==> flow/design.v <==
module tcp_parser (
    input  wire        clk,
    input  wire        rst,
    input  wire        ip_payload_valid,
    input  wire [7:0]  ip_payload_data,
    input  wire        ip_payload_start,    
    input  wire        ip_payload_end,      
    output wire [15:0] tcp_src_port,
    output wire [15:0] tcp_dst_port,
    output wire [31:0] tcp_seq_num,
    output wire [31:0] tcp_ack_num,
    output wire [3:0]  tcp_data_offset,
    output wire [7:0]  tcp_flags,
    output wire [15:0] tcp_window,
    output wire        tcp_flag_syn,
    output wire        tcp_flag_ack,
    output wire        tcp_flag_fin,
    output wire        tcp_flag_rst,
    output wire        tcp_flag_psh,
    output reg         tcp_payload_valid,
    output reg  [7:0]  tcp_payload_data,
    output reg         tcp_payload_start,
    output reg         tcp_payload_end,
    output reg         tcp_header_valid,
    output reg         tcp_parse_error
);
    localparam [2:0] IDLE         = 3'd0,
                     PARSE_HEADER = 3'd1,
                     SKIP_OPTIONS = 3'd2,
                     PAYLOAD      = 3'd3,
                     ERROR_STATE  = 3'd4;
    reg [2:0]  state;
    reg [5:0]  byte_cnt;
    reg [15:0] src_port_reg;
    reg [15:0] dst_port_reg;
    reg [31:0] seq_num_reg;
    reg [31:0] ack_num_reg;
    reg [3:0]  data_offset_reg;
    reg [7:0]  flags_reg;
    reg [15:0] window_reg;
    reg [5:0]  header_len;
    reg        header_done;
    reg        payload_active;
    always @(posedge clk) begin
        if (rst) begin
            state           <= IDLE;
            byte_cnt        <= 6'd0;
            src_port_reg    <= 16'd0;
            dst_port_reg    <= 16'd0;
            seq_num_reg     <= 32'd0;
            ack_num_reg     <= 32'd0;
            data_offset_reg <= 4'd0;
            flags_reg       <= 8'd0;
            window_reg      <= 16'd0;
            header_len      <= 6'd0;
            header_done     <= 1'b0;
            payload_active  <= 1'b0;
            tcp_header_valid  <= 1'b0;
            tcp_parse_error   <= 1'b0;
            tcp_payload_start <= 1'b0;
            tcp_payload_end   <= 1'b0;
            tcp_payload_valid <= 1'b0;
        end else begin
            tcp_header_valid  <= 1'b0;
            tcp_parse_error   <= 1'b0;
            tcp_payload_start <= 1'b0;
            tcp_payload_end   <= 1'b0;
            tcp_payload_valid <= 1'b0;
            case (state)
                IDLE: begin
                    header_done    <= 1'b0;
                    payload_active <= 1'b0;
                    if (ip_payload_start && ip_payload_valid) begin
                        src_port_reg[15:8] <= ip_payload_data;
                        byte_cnt <= 6'd1;
                        state <= PARSE_HEADER;
                    end
                end
                PARSE_HEADER: begin
                    if (ip_payload_valid) begin
                        case (byte_cnt)
                            6'd1:  src_port_reg[7:0]   <= ip_payload_data;
                            6'd2:  dst_port_reg[15:8]  <= ip_payload_data;
                            6'd3:  dst_port_reg[7:0]   <= ip_payload_data;
                            6'd4:  seq_num_reg[31:24]  <= ip_payload_data;
                            6'd5:  seq_num_reg[23:16]  <= ip_payload_data;
                            6'd6:  seq_num_reg[15:8]   <= ip_payload_data;
                            6'd7:  seq_num_reg[7:0]    <= ip_payload_data;
                            6'd8:  ack_num_reg[31:24]  <= ip_payload_data;
                            6'd9:  ack_num_reg[23:16]  <= ip_payload_data;
                            6'd10: ack_num_reg[15:8]   <= ip_payload_data;
                            6'd11: ack_num_reg[7:0]    <= ip_payload_data;
                            6'd12: begin
                                data_offset_reg <= ip_payload_data[7:4];
                                header_len <= {ip_payload_data[7:4], 2'b00};
                            end
                            6'd13: flags_reg          <= ip_payload_data;
                            6'd14: window_reg[15:8]   <= ip_payload_data;
                            6'd15: window_reg[7:0]    <= ip_payload_data;
                            6'd19: begin
                                if (header_len > 6'd20) begin
                                    state <= SKIP_OPTIONS;
                                end else begin
                                    header_done <= 1'b1;
                                    tcp_header_valid <= 1'b1;
                                    state <= PAYLOAD;
                                end
                            end
                            default: ;
                        endcase
                        byte_cnt <= byte_cnt + 6'd1;
                        if (ip_payload_end && byte_cnt < 6'd19) begin
                            tcp_parse_error <= 1'b1;
                            state <= ERROR_STATE;
                        end
                    end
                end
                SKIP_OPTIONS: begin
                    if (ip_payload_valid) begin
                        byte_cnt <= byte_cnt + 6'd1;
                        if (byte_cnt >= header_len - 6'd1) begin
                            header_done <= 1'b1;
                            tcp_header_valid <= 1'b1;
                            state <= PAYLOAD;
                        end
                        if (ip_payload_end && byte_cnt < header_len - 6'd1) begin
                            tcp_parse_error <= 1'b1;
                            state <= ERROR_STATE;
                        end
                    end
                end
                PAYLOAD: begin
                    if (ip_payload_valid) begin
                        tcp_payload_valid <= 1'b1;
                        tcp_payload_data <= ip_payload_data;
                        if (!payload_active) begin
                            tcp_payload_start <= 1'b1;
                            payload_active <= 1'b1;
                        end
                        if (ip_payload_end) begin
                            tcp_payload_end <= 1'b1;
                            payload_active <= 1'b0;
                            state <= IDLE;
                        end
                    end
                end
                ERROR_STATE: begin
                    if (ip_payload_end)
                        state <= IDLE;
                end
                default: state <= IDLE;
            endcase
            if (ip_payload_end && state != IDLE && state != PAYLOAD) begin
                tcp_parse_error <= 1'b1;
                state <= IDLE;
            end
        end
    end
    assign tcp_src_port    = src_port_reg;
    assign tcp_dst_port    = dst_port_reg;
    assign tcp_seq_num     = seq_num_reg;
    assign tcp_ack_num     = ack_num_reg;
    assign tcp_data_offset = data_offset_reg;
    assign tcp_flags       = flags_reg;
    assign tcp_window      = window_reg;
    assign tcp_flag_fin = flags_reg[0];
    assign tcp_flag_syn = flags_reg[1];
    assign tcp_flag_rst = flags_reg[2];
    assign tcp_flag_psh = flags_reg[3];
    assign tcp_flag_ack = flags_reg[4];
endmodule
module soupbintcp_handler (
    input  wire        clk,
    input  wire        rst,
    input  wire        tcp_payload_valid,
    input  wire [7:0]  tcp_payload_data,
    input  wire        tcp_payload_start,
    input  wire        tcp_payload_end,
    output reg         itch_msg_valid,
    output reg  [7:0]  itch_msg_data,
    output reg         itch_msg_start,
    output reg         itch_msg_end,
    output wire        session_active,
    output wire [63:0] session_sequence,
    output wire [7:0]  pkt_type,
    output reg         pkt_type_valid,
    output reg         pkt_heartbeat,
    output reg         pkt_login_accepted,
    output reg         pkt_login_rejected,
    output reg         pkt_end_session,
    output wire [31:0] seq_data_count,
    output wire [31:0] heartbeat_count,
    output reg         parse_error
);
    localparam [7:0] SOUP_DEBUG          = 8'h2B;   
    localparam [7:0] SOUP_LOGIN_ACCEPTED = 8'h41;   
    localparam [7:0] SOUP_HEARTBEAT      = 8'h48;   
    localparam [7:0] SOUP_LOGIN_REJECTED = 8'h4A;   
    localparam [7:0] SOUP_SEQ_DATA       = 8'h53;   
    localparam [7:0] SOUP_UNSEQ_DATA     = 8'h55;   
    localparam [7:0] SOUP_END_SESSION    = 8'h5A;   
    localparam [2:0] IDLE            = 3'd0,
                     READ_LENGTH_MSB = 3'd1,
                     READ_LENGTH_LSB = 3'd2,
                     READ_TYPE       = 3'd3,
                     READ_PAYLOAD    = 3'd4,
                     SKIP_PAYLOAD    = 3'd5,
                     ERROR_STATE     = 3'd6;
    reg [2:0]  state;
    reg [15:0] pkt_length;
    reg [7:0]  pkt_type_reg;
    reg [15:0] payload_cnt;
    reg [15:0] payload_len;      
    reg        session_active_reg;
    reg [63:0] session_seq_reg;
    reg [31:0] seq_data_cnt;
    reg [31:0] heartbeat_cnt;
    reg        is_seq_data;
    reg        first_payload;
    always @(posedge clk) begin
        if (rst) begin
            state              <= IDLE;
            pkt_length         <= 16'd0;
            pkt_type_reg       <= 8'd0;
            payload_cnt        <= 16'd0;
            payload_len        <= 16'd0;
            session_active_reg <= 1'b0;
            session_seq_reg    <= 64'd0;
            seq_data_cnt       <= 32'd0;
            heartbeat_cnt      <= 32'd0;
            is_seq_data        <= 1'b0;
            first_payload      <= 1'b0;
            itch_msg_valid     <= 1'b0;
            itch_msg_start     <= 1'b0;
            itch_msg_end       <= 1'b0;
            pkt_type_valid     <= 1'b0;
            pkt_heartbeat      <= 1'b0;
            pkt_login_accepted <= 1'b0;
            pkt_login_rejected <= 1'b0;
            pkt_end_session    <= 1'b0;
            parse_error        <= 1'b0;
        end else begin
            itch_msg_valid     <= 1'b0;
            itch_msg_start     <= 1'b0;
            itch_msg_end       <= 1'b0;
            pkt_type_valid     <= 1'b0;
            pkt_heartbeat      <= 1'b0;
            pkt_login_accepted <= 1'b0;
            pkt_login_rejected <= 1'b0;
            pkt_end_session    <= 1'b0;
            parse_error        <= 1'b0;
            case (state)
                IDLE: begin
                    is_seq_data   <= 1'b0;
                    first_payload <= 1'b0;
                    if (tcp_payload_start && tcp_payload_valid) begin
                        pkt_length[15:8] <= tcp_payload_data;
                        state <= READ_LENGTH_LSB;
                    end else if (tcp_payload_valid) begin
                        pkt_length[15:8] <= tcp_payload_data;
                        state <= READ_LENGTH_LSB;
                    end
                end
                READ_LENGTH_MSB: begin
                    if (tcp_payload_valid) begin
                        pkt_length[15:8] <= tcp_payload_data;
                        state <= READ_LENGTH_LSB;
                    end
                end
                READ_LENGTH_LSB: begin
                    if (tcp_payload_valid) begin
                        pkt_length[7:0] <= tcp_payload_data;
                        state <= READ_TYPE;
                    end
                end
                READ_TYPE: begin
                    if (tcp_payload_valid) begin
                        pkt_type_reg <= tcp_payload_data;
                        pkt_type_valid <= 1'b1;
                        payload_len <= pkt_length - 16'd1;
                        payload_cnt <= 16'd0;
                        case (tcp_payload_data)
                            SOUP_HEARTBEAT: begin
                                pkt_heartbeat <= 1'b1;
                                heartbeat_cnt <= heartbeat_cnt + 32'd1;
                                state <= IDLE;
                            end
                            SOUP_LOGIN_ACCEPTED: begin
                                pkt_login_accepted <= 1'b1;
                                session_active_reg <= 1'b1;
                                if (pkt_length > 16'd1) state <= SKIP_PAYLOAD;
                                else                    state <= IDLE;
                            end
                            SOUP_LOGIN_REJECTED: begin
                                pkt_login_rejected <= 1'b1;
                                session_active_reg <= 1'b0;
                                if (pkt_length > 16'd1) state <= SKIP_PAYLOAD;
                                else                    state <= IDLE;
                            end
                            SOUP_END_SESSION: begin
                                pkt_end_session <= 1'b1;
                                session_active_reg <= 1'b0;
                                state <= IDLE;
                            end
                            SOUP_SEQ_DATA: begin
                                is_seq_data <= 1'b1;
                                first_payload <= 1'b1;
                                seq_data_cnt <= seq_data_cnt + 32'd1;
                                session_seq_reg <= session_seq_reg + 64'd1;
                                if (pkt_length > 16'd1) state <= READ_PAYLOAD;
                                else                    state <= IDLE;
                            end
                            SOUP_UNSEQ_DATA: begin
                                if (pkt_length > 16'd1) state <= SKIP_PAYLOAD;
                                else                    state <= IDLE;
                            end
                            SOUP_DEBUG: begin
                                if (pkt_length > 16'd1) state <= SKIP_PAYLOAD;
                                else                    state <= IDLE;
                            end
                            default: begin
                                parse_error <= 1'b1;
                                if (pkt_length > 16'd1) state <= SKIP_PAYLOAD;
                                else                    state <= IDLE;
                            end
                        endcase
                    end
                end
                READ_PAYLOAD: begin
                    if (tcp_payload_valid) begin
                        itch_msg_valid <= 1'b1;
                        itch_msg_data <= tcp_payload_data;
                        if (first_payload) begin
                            itch_msg_start <= 1'b1;
                            first_payload <= 1'b0;
                        end
                        payload_cnt <= payload_cnt + 16'd1;
                        if (payload_cnt >= payload_len - 16'd1) begin
                            itch_msg_end <= 1'b1;
                            state <= IDLE;
                        end
                        if (tcp_payload_end) begin
                            if (payload_cnt < payload_len - 16'd1)
                                itch_msg_end <= 1'b1;
                            state <= IDLE;
                        end
                    end
                end
                SKIP_PAYLOAD: begin
                    if (tcp_payload_valid) begin
                        payload_cnt <= payload_cnt + 16'd1;
                        if (payload_cnt >= payload_len - 16'd1)
                            state <= IDLE;
                        if (tcp_payload_end)
                            state <= IDLE;
                    end
                end
                ERROR_STATE: begin
                    if (tcp_payload_end)
                        state <= IDLE;
                end
                default: state <= IDLE;
            endcase
            if (tcp_payload_end && state != IDLE) begin
                if (state == READ_PAYLOAD && is_seq_data)
                    itch_msg_end <= 1'b1;
                state <= IDLE;
            end
        end
    end
    assign session_active   = session_active_reg;
    assign session_sequence = session_seq_reg;
    assign pkt_type         = pkt_type_reg;
    assign seq_data_count   = seq_data_cnt;
    assign heartbeat_count  = heartbeat_cnt;
endmodule
module asx_itch_parser (
    input  wire        clk,
    input  wire        rst,
    input  wire        itch_msg_valid,
    input  wire [7:0]  itch_msg_data,
    input  wire        itch_msg_start,
    input  wire        itch_msg_end,
    output reg         msg_valid,
    output wire [7:0]  msg_type,
    output reg         msg_error,
    output wire [31:0] timestamp,
    output wire [63:0] order_id,
    output wire [31:0] orderbook_id,
    output wire        side,
    output reg         add_order_valid,
    output reg         add_order_start,
    output wire [63:0] quantity,
    output wire [31:0] price,
    output wire [15:0] order_attributes,
    output reg         order_executed_valid,
    output wire [63:0] exec_quantity,
    output wire [63:0] match_id,
    output wire [31:0] combo_group_id,
    output reg         order_cancel_valid,
    output wire [63:0] cancel_quantity,
    output reg         order_delete_valid,
    output reg         order_replace_valid,
    output wire [63:0] new_order_id,
    output wire [63:0] new_quantity,
    output wire [31:0] new_price,
    output reg         directory_valid,
    output wire [63:0] symbol,
    output wire [95:0] isin,
    output wire [7:0]  price_decimals,
    output wire [31:0] round_lot_size,
    output reg         system_event_valid,
    output wire [7:0]  event_code,
    output wire [31:0] total_messages,
    output wire [31:0] parse_errors
);
    localparam [2:0] IDLE        = 3'd0,
                     READ_TYPE   = 3'd1,
                     COUNT_BYTES = 3'd2,
                     COMPLETE    = 3'd3,
                     ERROR_STATE = 3'd4;
    localparam [7:0] ASX_MSG_TIMESTAMP         = 8'h54;   
    localparam [7:0] ASX_MSG_SYSTEM_EVENT      = 8'h53;   
    localparam [7:0] ASX_MSG_ORDER_BOOK_DIR    = 8'h52;   
    localparam [7:0] ASX_MSG_COMBINATION_LEG   = 8'h4D;   
    localparam [7:0] ASX_MSG_TICK_SIZE         = 8'h4C;   
    localparam [7:0] ASX_MSG_ORDER_BOOK_STATE  = 8'h4F;   
    localparam [7:0] ASX_MSG_ADD_ORDER         = 8'h41;   
    localparam [7:0] ASX_MSG_ADD_ORDER_ATTRIB  = 8'h46;   
    localparam [7:0] ASX_MSG_ORDER_EXECUTED    = 8'h45;   
    localparam [7:0] ASX_MSG_ORDER_EXEC_PRICE  = 8'h43;   
    localparam [7:0] ASX_MSG_ORDER_CANCEL      = 8'h58;   
    localparam [7:0] ASX_MSG_ORDER_DELETE      = 8'h44;   
    localparam [7:0] ASX_MSG_ORDER_REPLACE     = 8'h55;   
    localparam [7:0] ASX_MSG_TRADE             = 8'h50;   
    localparam [7:0] ASX_MSG_CROSS_TRADE       = 8'h51;   
    localparam [7:0] ASX_MSG_BROKEN_TRADE      = 8'h42;   
    function [7:0] get_asx_msg_length;
        input [7:0] t;
        begin
            case (t)
                ASX_MSG_TIMESTAMP:        get_asx_msg_length = 8'd5;
                ASX_MSG_SYSTEM_EVENT:     get_asx_msg_length = 8'd6;
                ASX_MSG_ORDER_BOOK_DIR:   get_asx_msg_length = 8'd57;
                ASX_MSG_COMBINATION_LEG:  get_asx_msg_length = 8'd21;
                ASX_MSG_TICK_SIZE:        get_asx_msg_length = 8'd22;
                ASX_MSG_ORDER_BOOK_STATE: get_asx_msg_length = 8'd10;
                ASX_MSG_ADD_ORDER:        get_asx_msg_length = 8'd39;
                ASX_MSG_ADD_ORDER_ATTRIB: get_asx_msg_length = 8'd40;
                ASX_MSG_ORDER_EXECUTED:   get_asx_msg_length = 8'd31;
                ASX_MSG_ORDER_EXEC_PRICE: get_asx_msg_length = 8'd40;
                ASX_MSG_ORDER_CANCEL:     get_asx_msg_length = 8'd19;
                ASX_MSG_ORDER_DELETE:     get_asx_msg_length = 8'd15;
                ASX_MSG_ORDER_REPLACE:    get_asx_msg_length = 8'd45;
                ASX_MSG_TRADE:            get_asx_msg_length = 8'd37;
                ASX_MSG_CROSS_TRADE:      get_asx_msg_length = 8'd41;
                ASX_MSG_BROKEN_TRADE:     get_asx_msg_length = 8'd15;
                default:                  get_asx_msg_length = 8'd0;
            endcase
        end
    endfunction
    reg [2:0]  state;
    reg [7:0]  current_msg_type;
    reg [7:0]  expected_length;
    reg [7:0]  byte_counter;
    reg [31:0] timestamp_reg;
    reg [63:0] order_id_reg;
    reg [31:0] orderbook_id_reg;
    reg        side_reg;
    reg [63:0] quantity_reg;
    reg [31:0] price_reg;
    reg [15:0] order_attributes_reg;
    reg [63:0] exec_quantity_reg;
    reg [7:0]  event_code_reg;
    reg [31:0] msg_counter;
    reg [31:0] error_counter;
    wire [7:0] new_len = get_asx_msg_length(itch_msg_data);
    wire [8:0] byte_counter_p1 = {1'b0, byte_counter} + 9'd1;
    wire       last_byte       = byte_counter_p1 >= {1'b0, expected_length};
    always @(posedge clk) begin
        if (rst) begin
            state                <= IDLE;
            current_msg_type     <= 8'd0;
            expected_length      <= 8'd0;
            byte_counter         <= 8'd0;
            msg_counter          <= 32'd0;
            error_counter        <= 32'd0;
            msg_valid            <= 1'b0;
            msg_error            <= 1'b0;
            add_order_valid      <= 1'b0;
            add_order_start      <= 1'b0;
            order_executed_valid <= 1'b0;
            order_cancel_valid   <= 1'b0;
            order_delete_valid   <= 1'b0;
            order_replace_valid  <= 1'b0;
            directory_valid      <= 1'b0;
            system_event_valid   <= 1'b0;
        end else begin
            msg_valid            <= 1'b0;
            msg_error            <= 1'b0;
            add_order_valid      <= 1'b0;
            add_order_start      <= 1'b0;
            order_executed_valid <= 1'b0;
            order_cancel_valid   <= 1'b0;
            order_delete_valid   <= 1'b0;
            order_replace_valid  <= 1'b0;
            directory_valid      <= 1'b0;
            system_event_valid   <= 1'b0;
            case (state)
                IDLE: begin
                    if (itch_msg_start && itch_msg_valid) begin
                        current_msg_type <= itch_msg_data;
                        expected_length  <= new_len;
                        byte_counter     <= 8'd1;
                        if (itch_msg_data == ASX_MSG_ADD_ORDER)
                            add_order_start <= 1'b1;
                        if (new_len == 8'd0)
                            state <= ERROR_STATE;
                        else
                            state <= COUNT_BYTES;
                    end
                end
                READ_TYPE: begin
                    state <= IDLE;
                end
                COUNT_BYTES: begin
                    if (itch_msg_valid) begin
                        if (current_msg_type == ASX_MSG_ADD_ORDER) begin
                            case (byte_counter)
                            8'd1: timestamp_reg[31:24] <= itch_msg_data;
                            8'd2: timestamp_reg[23:16] <= itch_msg_data;
                            8'd3: timestamp_reg[15:8] <= itch_msg_data;
                            8'd4: timestamp_reg[7:0] <= itch_msg_data;
                            8'd5: order_id_reg[63:56] <= itch_msg_data;
                            8'd6: order_id_reg[55:48] <= itch_msg_data;
                            8'd7: order_id_reg[47:40] <= itch_msg_data;
                            8'd8: order_id_reg[39:32] <= itch_msg_data;
                            8'd9: order_id_reg[31:24] <= itch_msg_data;
                            8'd10: order_id_reg[23:16] <= itch_msg_data;
                            8'd11: order_id_reg[15:8] <= itch_msg_data;
                            8'd12: order_id_reg[7:0] <= itch_msg_data;
                            8'd13: orderbook_id_reg[31:24] <= itch_msg_data;
                            8'd14: orderbook_id_reg[23:16] <= itch_msg_data;
                            8'd15: orderbook_id_reg[15:8] <= itch_msg_data;
                            8'd16: orderbook_id_reg[7:0] <= itch_msg_data;
                            8'd17: side_reg <= (itch_msg_data == 8'h42);
                            8'd18: quantity_reg[63:56] <= itch_msg_data;
                            8'd19: quantity_reg[55:48] <= itch_msg_data;
                            8'd20: quantity_reg[47:40] <= itch_msg_data;
                            8'd21: quantity_reg[39:32] <= itch_msg_data;
                            8'd22: quantity_reg[31:24] <= itch_msg_data;
                            8'd23: quantity_reg[23:16] <= itch_msg_data;
                            8'd24: quantity_reg[15:8] <= itch_msg_data;
                            8'd25: quantity_reg[7:0] <= itch_msg_data;
                            8'd26: price_reg[31:24] <= itch_msg_data;
                            8'd27: price_reg[23:16] <= itch_msg_data;
                            8'd28: price_reg[15:8] <= itch_msg_data;
                            8'd29: price_reg[7:0] <= itch_msg_data;
                            8'd30: order_attributes_reg[15:8] <= itch_msg_data;
                            8'd31: order_attributes_reg[7:0] <= itch_msg_data;
                            default: ;
                            endcase
                        end else if (current_msg_type == ASX_MSG_ORDER_EXECUTED) begin
                            case (byte_counter)
                            8'd1: timestamp_reg[31:24] <= itch_msg_data;
                            8'd2: timestamp_reg[23:16] <= itch_msg_data;
                            8'd3: timestamp_reg[15:8] <= itch_msg_data;
                            8'd4: timestamp_reg[7:0] <= itch_msg_data;
                            8'd5: order_id_reg[63:56] <= itch_msg_data;
                            8'd6: order_id_reg[55:48] <= itch_msg_data;
                            8'd7: order_id_reg[47:40] <= itch_msg_data;
                            8'd8: order_id_reg[39:32] <= itch_msg_data;
                            8'd9: order_id_reg[31:24] <= itch_msg_data;
                            8'd10: order_id_reg[23:16] <= itch_msg_data;
                            8'd11: order_id_reg[15:8] <= itch_msg_data;
                            8'd12: order_id_reg[7:0] <= itch_msg_data;
                            8'd13: orderbook_id_reg[31:24] <= itch_msg_data;
                            8'd14: orderbook_id_reg[23:16] <= itch_msg_data;
                            8'd15: orderbook_id_reg[15:8] <= itch_msg_data;
                            8'd16: orderbook_id_reg[7:0] <= itch_msg_data;
                            8'd17: side_reg <= (itch_msg_data == 8'h42);
                            8'd18: exec_quantity_reg[63:56] <= itch_msg_data;
                            8'd19: exec_quantity_reg[55:48] <= itch_msg_data;
                            8'd20: exec_quantity_reg[47:40] <= itch_msg_data;
                            8'd21: exec_quantity_reg[39:32] <= itch_msg_data;
                            8'd22: exec_quantity_reg[31:24] <= itch_msg_data;
                            8'd23: exec_quantity_reg[23:16] <= itch_msg_data;
                            8'd24: exec_quantity_reg[15:8] <= itch_msg_data;
                            8'd25: exec_quantity_reg[7:0] <= itch_msg_data;
                            default: ;
                            endcase
                        end else if (current_msg_type == ASX_MSG_ORDER_DELETE) begin
                            case (byte_counter)
                            8'd1: timestamp_reg[31:24] <= itch_msg_data;
                            8'd2: timestamp_reg[23:16] <= itch_msg_data;
                            8'd3: timestamp_reg[15:8] <= itch_msg_data;
                            8'd4: timestamp_reg[7:0] <= itch_msg_data;
                            8'd5: order_id_reg[63:56] <= itch_msg_data;
                            8'd6: order_id_reg[55:48] <= itch_msg_data;
                            8'd7: order_id_reg[47:40] <= itch_msg_data;
                            8'd8: order_id_reg[39:32] <= itch_msg_data;
                            8'd9: order_id_reg[31:24] <= itch_msg_data;
                            8'd10: order_id_reg[23:16] <= itch_msg_data;
                            8'd11: order_id_reg[15:8] <= itch_msg_data;
                            8'd12: order_id_reg[7:0] <= itch_msg_data;
                            8'd13: orderbook_id_reg[31:24] <= itch_msg_data;
                            8'd14: orderbook_id_reg[23:16] <= itch_msg_data;
                            default: ;
                            endcase
                        end else if (current_msg_type == ASX_MSG_SYSTEM_EVENT) begin
                            case (byte_counter)
                            8'd1: timestamp_reg[31:24] <= itch_msg_data;
                            8'd2: timestamp_reg[23:16] <= itch_msg_data;
                            8'd3: timestamp_reg[15:8] <= itch_msg_data;
                            8'd4: timestamp_reg[7:0] <= itch_msg_data;
                            8'd5: event_code_reg <= itch_msg_data;
                            default: ;
                            endcase
                        end
                        if (last_byte)
                            state <= COMPLETE;
                        byte_counter <= byte_counter + 8'd1;
                        if (itch_msg_end) begin
                            if (!last_byte)
                                state <= ERROR_STATE;
                            else
                                state <= COMPLETE;
                        end
                    end
                end
                COMPLETE: begin
                    msg_counter <= msg_counter + 32'd1;
                    msg_valid <= 1'b1;
                    case (current_msg_type)
                        ASX_MSG_ADD_ORDER:      add_order_valid <= 1'b1;
                        ASX_MSG_ORDER_EXECUTED: order_executed_valid <= 1'b1;
                        ASX_MSG_ORDER_CANCEL:   order_cancel_valid <= 1'b1;
                        ASX_MSG_ORDER_DELETE:   order_delete_valid <= 1'b1;
                        ASX_MSG_ORDER_REPLACE:  order_replace_valid <= 1'b1;
                        ASX_MSG_ORDER_BOOK_DIR: directory_valid <= 1'b1;
                        ASX_MSG_SYSTEM_EVENT:   system_event_valid <= 1'b1;
                        default: ;
                    endcase
                    state <= IDLE;
                end
                ERROR_STATE: begin
                    msg_error <= 1'b1;
                    error_counter <= error_counter + 32'd1;
                    state <= IDLE;
                end
                default: state <= IDLE;
            endcase
        end
    end
    assign msg_type         = current_msg_type;
    assign timestamp        = timestamp_reg;
    assign order_id         = order_id_reg;
    assign orderbook_id     = orderbook_id_reg;
    assign side             = side_reg;
    assign quantity         = quantity_reg;
    assign price            = price_reg;
    assign order_attributes = order_attributes_reg;
    assign exec_quantity    = exec_quantity_reg;
    assign match_id         = 64'd0;
    assign combo_group_id   = 32'd0;
    assign cancel_quantity  = 64'd0;
    assign new_order_id     = 64'd0;
    assign new_quantity     = 64'd0;
    assign new_price        = 32'd0;
    assign symbol           = 64'd0;
    assign isin             = 96'd0;
    assign price_decimals   = 8'd0;
    assign round_lot_size   = 32'd0;
    assign event_code       = event_code_reg;
    assign total_messages   = msg_counter;
    assign parse_errors     = error_counter;
endmodule
module asx_soupbintcp_itch (
    input  wire        clk,
    input  wire        rst,
    input  wire        ip_payload_valid,
    input  wire [7:0]  ip_payload_data,
    input  wire        ip_payload_start,
    input  wire        ip_payload_end,
    output wire [15:0] tcp_src_port,
    output wire [15:0] tcp_dst_port,
    output wire [31:0] tcp_seq_num,
    output wire [31:0] tcp_ack_num,
    output wire [3:0] tcp_data_offset,
    output wire [7:0] tcp_flags,
    output wire [15:0] tcp_window,
    output wire tcp_flag_syn,
    output wire tcp_flag_ack,
    output wire tcp_flag_fin,
    output wire tcp_flag_rst,
    output wire tcp_flag_psh,
    output wire tcp_header_valid,
    output wire tcp_parse_error,
    output wire session_active,
    output wire [63:0] session_sequence,
    output wire [7:0] pkt_type,
    output wire pkt_type_valid,
    output wire pkt_heartbeat,
    output wire pkt_login_accepted,
    output wire pkt_login_rejected,
    output wire pkt_end_session,
    output wire [31:0] seq_data_count,
    output wire [31:0] heartbeat_count,
    output wire parse_error,
    output wire msg_valid,
    output wire [7:0] msg_type,
    output wire msg_error,
    output wire [31:0] timestamp,
    output wire [63:0] order_id,
    output wire [31:0] orderbook_id,
    output wire side,
    output wire add_order_valid,
    output wire add_order_start,
    output wire [63:0] quantity,
    output wire [31:0] price,
    output wire [15:0] order_attributes,
    output wire order_executed_valid,
    output wire [63:0] exec_quantity,
    output wire order_cancel_valid,
    output wire order_delete_valid,
    output wire order_replace_valid,
    output wire directory_valid,
    output wire system_event_valid,
    output wire [7:0] event_code,
    output wire [31:0] total_messages,
    output wire [31:0] parse_errors
);
    wire       tcp_payload_valid;
    wire [7:0] tcp_payload_data;
    wire       tcp_payload_start;
    wire       tcp_payload_end;
    wire       itch_tcp_valid;
    wire [7:0] itch_tcp_data;
    wire       itch_tcp_start;
    wire       itch_tcp_end;
    wire [63:0] unused_match_id;
    wire [31:0] unused_combo_group_id;
    wire [63:0] unused_cancel_quantity;
    wire [63:0] unused_new_order_id;
    wire [63:0] unused_new_quantity;
    wire [31:0] unused_new_price;
    wire [63:0] unused_symbol;
    wire [95:0] unused_isin;
    wire [7:0] unused_price_decimals;
    wire [31:0] unused_round_lot_size;
    tcp_parser tcp_parser_inst (
        .clk               (clk),
        .rst               (rst),
        .ip_payload_valid  (ip_payload_valid),
        .ip_payload_data   (ip_payload_data),
        .ip_payload_start  (ip_payload_start),
        .ip_payload_end    (ip_payload_end),
        .tcp_src_port      (tcp_src_port),
        .tcp_dst_port      (tcp_dst_port),
        .tcp_seq_num       (tcp_seq_num),
        .tcp_ack_num       (tcp_ack_num),
        .tcp_data_offset   (tcp_data_offset),
        .tcp_flags         (tcp_flags),
        .tcp_window        (tcp_window),
        .tcp_flag_syn      (tcp_flag_syn),
        .tcp_flag_ack      (tcp_flag_ack),
        .tcp_flag_fin      (tcp_flag_fin),
        .tcp_flag_rst      (tcp_flag_rst),
        .tcp_flag_psh      (tcp_flag_psh),
        .tcp_header_valid  (tcp_header_valid),
        .tcp_parse_error   (tcp_parse_error),
        .tcp_payload_valid (tcp_payload_valid),
        .tcp_payload_data  (tcp_payload_data),
        .tcp_payload_start (tcp_payload_start),
        .tcp_payload_end   (tcp_payload_end)
    );
    soupbintcp_handler soupbintcp_inst (
        .clk                (clk),
        .rst                (rst),
        .tcp_payload_valid  (tcp_payload_valid),
        .tcp_payload_data   (tcp_payload_data),
        .tcp_payload_start  (tcp_payload_start),
        .tcp_payload_end    (tcp_payload_end),
        .itch_msg_valid     (itch_tcp_valid),
        .itch_msg_data      (itch_tcp_data),
        .itch_msg_start     (itch_tcp_start),
        .itch_msg_end       (itch_tcp_end),
        .session_active     (session_active),
        .session_sequence   (session_sequence),
        .pkt_type           (pkt_type),
        .pkt_type_valid     (pkt_type_valid),
        .pkt_heartbeat      (pkt_heartbeat),
        .pkt_login_accepted (pkt_login_accepted),
        .pkt_login_rejected (pkt_login_rejected),
        .pkt_end_session    (pkt_end_session),
        .seq_data_count     (seq_data_count),
        .heartbeat_count    (heartbeat_count),
        .parse_error        (parse_error)
    );
    asx_itch_parser asx_itch_inst (
        .clk                  (clk),
        .rst                  (rst),
        .itch_msg_valid       (itch_tcp_valid),
        .itch_msg_data        (itch_tcp_data),
        .itch_msg_start       (itch_tcp_start),
        .itch_msg_end         (itch_tcp_end),
        .msg_valid            (msg_valid),
        .msg_type             (msg_type),
        .msg_error            (msg_error),
        .timestamp            (timestamp),
        .order_id             (order_id),
        .orderbook_id         (orderbook_id),
        .side                 (side),
        .add_order_valid      (add_order_valid),
        .add_order_start      (add_order_start),
        .quantity             (quantity),
        .price                (price),
        .order_attributes     (order_attributes),
        .order_executed_valid (order_executed_valid),
        .exec_quantity        (exec_quantity),
        .order_cancel_valid   (order_cancel_valid),
        .order_delete_valid   (order_delete_valid),
        .order_replace_valid  (order_replace_valid),
        .directory_valid      (directory_valid),
        .system_event_valid   (system_event_valid),
        .event_code           (event_code),
        .total_messages       (total_messages),
        .parse_errors         (parse_errors),
        .match_id             (unused_match_id),
        .combo_group_id       (unused_combo_group_id),
        .cancel_quantity      (unused_cancel_quantity),
        .new_order_id         (unused_new_order_id),
        .new_quantity         (unused_new_quantity),
        .new_price            (unused_new_price),
        .symbol               (unused_symbol),
        .isin                 (unused_isin),
        .price_decimals       (unused_price_decimals),
        .round_lot_size       (unused_round_lot_size)
    );
endmodule
-- Step by step through the tools: asx_soupbintcp_itch
The steps from the RTL of asx_soupbintcp_itch to its reports follow in flow order.
Line numbers count from 1 in the design file above.
Operators carry their Yosys type and port widths (W data, S select, Z words).
Cell names lack the library's common part.
A cell with - has no value.
- top: asx_soupbintcp_itch
- clock input: clk
- library: sky130hd
- corner: tt_025C_1v80

-- After elaboration
Counts by Yosys on the flattened word-level netlist (proc, flatten, opt, wreduce; memories kept). Register bits leave out memories and registers merged into their read ports (data or address). Print and check cells are left out.
- bitwise logic cells: 12
- $lt $le $gt $ge: 8
- equal/unequal tests at 108
- multiplexer cells: 160
- noted reduce/logical cells: 102
- $add $sub $neg: 12
- operators with widths (cell ; count):
    $mux W8 ; 70
    $eq A8 B7 Y1 const B ; 29
    $add A32 B1 Y32 const B ; 4
    $eq A8 B5 Y1 const B ; 16
    $pmux W6 S14 ; 1
    $reduce_and A3 Y1 ; 25
    $reduce_and A5 Y1 ; 15
    $mux W3 ; 25
    $add A64 B1 Y64 const B ; 1
    $eq A8 B4 Y1 const B ; 8
    $reduce_and A6 Y1 ; 9
    $eq A6 B4 Y1 const B ; 8
    $mux W1 ; 46
    $sub A16 B1 Y16 const B ; 2
    $eq A8 B3 Y1 const B ; 4
    $pmux W16 S2 ; 1
    $pmux W8 S2 ; 2
    $mux W16 ; 2
    $reduce_or A2 Y1 ; 12
    $eq A6 B3 Y1 const B ; 4
    $ne A2 B2 Y1 const B ; 9
    $eq A3 B2 Y1 const B ; 6
    $reduce_bool A3 Y1 ; 6
    $pmux W3 S6 ; 1
    $add A16 B1 Y16 const B ; 1
    $gt A16 B1 Y1 const B ; 1
    $ge A16 B16 Y1 ; 1
    $lt A16 B16 Y1 ; 1
Not listed: further kinds 37, cells in them 92.
- noted elaborated cells: 505
- noted output and inout bits: 669
- input bits: 13
- noted register bits: 768

-- Depth
Yosys ltp: most cells in a row. Word level: on the elaborated netlist, between registers, memories and ports. Mapped: between sequential cells and ports; inverters and the memories' decode and read muxes count.
- depth in word-level cells at 9
- ABC_AREA at 0
- noted gate-level depth with buffers: 13
- mapped depth without buffers: 13

-- Mapped cells and area
Source: synth_stat.txt of the flow (Yosys; design flattened, memories mapped). It holds for the ABC_AREA given above (unset counts as 0); a run with the other value may have another netlist.
Totals and module areas in this step are rounded.
- flip-flop cells: 765
- sequential part of the area at 18600 µm²
- chip area (Yosys) at 29700 µm²
- noted mapped cells: 2751
- buffer cells: 139
- cell types (type ; count ; total area (µm²)):
    edfxtp_1 ; 329 ; 9.88E+03
    dfxtp_1 ; 436 ; 8.73E+03
    nor2_1 ; 350 ; 1313.76
    nand2_1 ; 286 ; 1073.53
    xnor2_1 ; 115 ; 1.01E+03
    a21oi_1 ; 178 ; 890.854
    nand3_1 ; 154 ; 770.739
    xor2_1 ; 81 ; 709.43
    mux2i_1 ; 57 ; 570.547
    ha_1 ; 45 ; 563.04
    clkbuf_1 ; 124 ; 465.446
    nor3_1 ; 80 ; 400.384
    nand4_1 ; 61 ; 381.616
    o21ai_0 ; 61 ; 305.293
    nor4_1 ; 42 ; 262.752
    or3_1 ; 41 ; 256.496
    inv_1 ; 68 ; 255.245
    and3_1 ; 31 ; 193.936
Other cell types: 51; their cells: 212.
By module: a second synthesis without flattening, with its own total; a netlist apart from the flattened one above.
- cells (unflattened synthesis): 3373
- area (unflattened synthesis): 34600 µm²
Each row is one instance without its submodules.
- modules (module ; times used ; cells ; sequential area (µm²) ; area (µm²)):
    asx_itch_parser ; 1 ; 1481 ; 11400 ; 18400
    soupbintcp_handler ; 1 ; 1225 ; 4220 ; 10300
    tcp_parser ; 1 ; 667 ; 3020 ; 5820
    asx_soupbintcp_itch ; 1 ; 0 ; 0.0 ; 0.0

-- Timing after synthesis
Path of least setup slack by OpenSTA after synthesis, without wires, with an ideal clock, recovery checks aside; 20% of the period is set as input and as output delay. Where synthesis merged equal registers, the netlist keeps one of their names.
- path type: input to register
- from: in rst
- to: reg asx_itch_inst.price_reg[24]
- library setup time at 0.370 ns
- noted path delay: 1.873 ns
- noted stages: 6
- noted required time: 4.630 ns
- data arrival time: 2.503 ns
- noted input delay: 1.000 ns
- noted path buffers: 1
- slack at 2.127 ns
- noted period: 5.0 ns
- launch time at the first pin: 1.000 ns
- synthesis period reached: 2.873 ns
"path delay" = arrival - input delay + setup time.
"stages" counts driving pins, that of a launching flip-flop among them; a cell with two outputs on the path counts twice.
"synthesis period reached" = period - worst setup slack (recovery checks aside). The figure is calculated, with input and output delays left at 20% of the set period.
Between the ends stands the longest chain of elaborated cells between them, by number of cells; it is not shown to be the way that was timed. Of several equally long chains one is given.
A line is the first line of the expression or statement that the cell stems from. Yosys adds cells for indexed reads and writes and turns some case tables into memories.
- path through: nand2b_1 nor4_1 nand2_1 or3_1 clkbuf_1 nor2_1
- noted length of the longest elaborated chain: 2
- elaborated cells on any way between the ends at 2
- RTL lines with such cells: 0
- those cells by class: 1 x logic; 1 x reduce/logical
- ends and longest elaborated chain, after synthesis (element ; line ; text):
    start: declaration ; 680 ; input  wire        rst,
    $not A1 Y1 ; - ;
    $reduce_and A5 Y1 ; - ;
    end: assignment ; 555 ; 8'd26: price_reg[31:24] <= itch_msg_data;
    end: declaration ; 471 ; reg [31:0] price_reg;

-- Timing after layout
Path of least setup slack in the final report of run 1 (OpenROAD, finished layout, wires in). Where an end is a register, its clock arrival counts in the times.
- path type: input to register
- from: in rst
- to: reg asx_itch_inst.order_attributes_reg[1]
- noted required time: 5.29 ns
- noted period: 5.0 ns
- noted path buffers: 2
- data arrival time: 4.21 ns
- slack at 1.08 ns
- library setup time at 0.37 ns
- launch time at the first pin: 1.00 ns
- noted input delay: 1.00 ns
- noted stages: 7
Between the ends stands the longest chain of elaborated cells between them, by number of cells; it is not shown to be the way that was timed. Of several equally long chains one is given.
- path through: clkdlybuf4s50_1 nand2b_1 nor4_1 nand2_1 or3_1 clkbuf_1 nor2_1
- noted length of the longest elaborated chain: 2
- elaborated cells on any way between the ends at 2
- RTL lines with such cells: 0
- those cells by class: 1 x logic; 1 x reduce/logical
- ends and longest elaborated chain, after layout (element ; line ; text):
    start: declaration ; 680 ; input  wire        rst,
    $not A1 Y1 ; - ;
    $reduce_and A5 Y1 ; - ;
    end: assignment ; 560 ; 8'd31: order_attributes_reg[7:0] <= itch_msg_data;
    end: declaration ; 472 ; reg [15:0] order_attributes_reg;

Data sheet: physical implementation of asx_soupbintcp_itch

Record of 4 stored runs of the RTL-to-layout flow on asx_soupbintcp_itch, platform sky130hd. The runs are unordered. Constraints: input delay and output delay 20% of the set period each, output load 0.01 pF.
By "reached clock period" is meant the clock period of the run minus its worst setup slack. This is arithmetic on one report: input and output delays are still those of the set period (20% each).
"time of the worst setup path": the worst setup path's part of the clock period (all of it between registers, 20% less for each end at a port) less its slack. A launch clock that arrives late makes it longer, a capture clock that arrives late makes it shorter.
Measured values are rounded.

Run 1
Settings were ABC_AREA = 0; CAP_MARGIN = 0; CELL_PAD_IN_SITES_DETAIL_PLACEMENT = 1; CELL_PAD_IN_SITES_GLOBAL_PLACEMENT = 2; CORE_ASPECT_RATIO = 1.76; CORE_UTILIZATION = 40; CTS_CLUSTER_DIAMETER = 174; GPL_ROUTABILITY_DRIVEN = 0; GPL_TIMING_DRIVEN = 0; PLACE_DENSITY_LB_ADDON = 0.21; SETUP_SLACK_MARGIN = -0.43; TNS_END_PERCENT = 80; period_ns = 5.0; CORE_MARGIN = 2; SLEW_MARGIN = 20
- cell area after synthesis: 29700 µm²
- noted the standard-cell area after routing: 40500 µm²
- noted the time of the worst setup path: 2.92 ns
- worst setup path kind: input to register
- noted the lowest hold slack: 0.442 ns
- reached clock period: 3.922 ns
- total die area at 76400 µm²
- worst slack on setup checks at 1.08 ns
- final design utilization: 0.551

Run 2
Settings were ABC_AREA = 0; CAP_MARGIN = 40; CELL_PAD_IN_SITES_DETAIL_PLACEMENT = 1; CELL_PAD_IN_SITES_GLOBAL_PLACEMENT = 2; CORE_ASPECT_RATIO = 0.65; CORE_UTILIZATION = 40; CTS_CLUSTER_DIAMETER = 174; CTS_CLUSTER_SIZE = 86; GPL_ROUTABILITY_DRIVEN = 0; GPL_TIMING_DRIVEN = 0; PLACE_DENSITY_LB_ADDON = 0.21; SETUP_SLACK_MARGIN = -0.43; TNS_END_PERCENT = 80; period_ns = 5.0; CORE_MARGIN = 2; SLEW_MARGIN = 20
- cell area after synthesis: 29700 µm²
- noted the standard-cell area after routing: 38600 µm²
- noted the time of the worst setup path: 2.85 ns
- worst setup path kind: input to register
- noted the lowest hold slack: 0.478 ns
- reached clock period: 3.850 ns
- total die area at 76400 µm²
- worst slack on setup checks at 1.15 ns
- final design utilization: 0.526

Run 3
Settings were CORE_UTILIZATION = 40; period_ns = 5.0; CAP_MARGIN = 20; CORE_MARGIN = 2; SLEW_MARGIN = 20
- cell area after synthesis: 29700 µm²
- noted the standard-cell area after routing: 40200 µm²
- noted the time of the worst setup path: 3.52 ns
- worst setup path kind: register to register
- noted the lowest hold slack: 0.453 ns
- reached clock period: 3.520 ns
- total die area at 76300 µm²
- worst slack on setup checks at 1.48 ns
- final design utilization: 0.549

Run 4
Settings were ABC_AREA = 0; CAP_MARGIN = 40; CELL_PAD_IN_SITES_DETAIL_PLACEMENT = 1; CELL_PAD_IN_SITES_GLOBAL_PLACEMENT = 2; CORE_ASPECT_RATIO = 0.65; CORE_UTILIZATION = 40; CTS_CLUSTER_DIAMETER = 174; CTS_CLUSTER_SIZE = 86; GPL_ROUTABILITY_DRIVEN = 0; GPL_TIMING_DRIVEN = 0; MIN_ROUTING_LAYER = met2; PLACE_DENSITY_LB_ADDON = 0.21; SETUP_SLACK_MARGIN = 0.76; TNS_END_PERCENT = 30; period_ns = 5.0; CORE_MARGIN = 2; SLEW_MARGIN = 20
- cell area after synthesis: 29700 µm²
- noted the standard-cell area after routing: 38800 µm²
- noted the time of the worst setup path: 3.08 ns
- worst setup path kind: input to register
- noted the lowest hold slack: 0.476 ns
- reached clock period: 4.075 ns
- total die area at 76400 µm²
- worst slack on setup checks at 0.925 ns
- final design utilization: 0.529
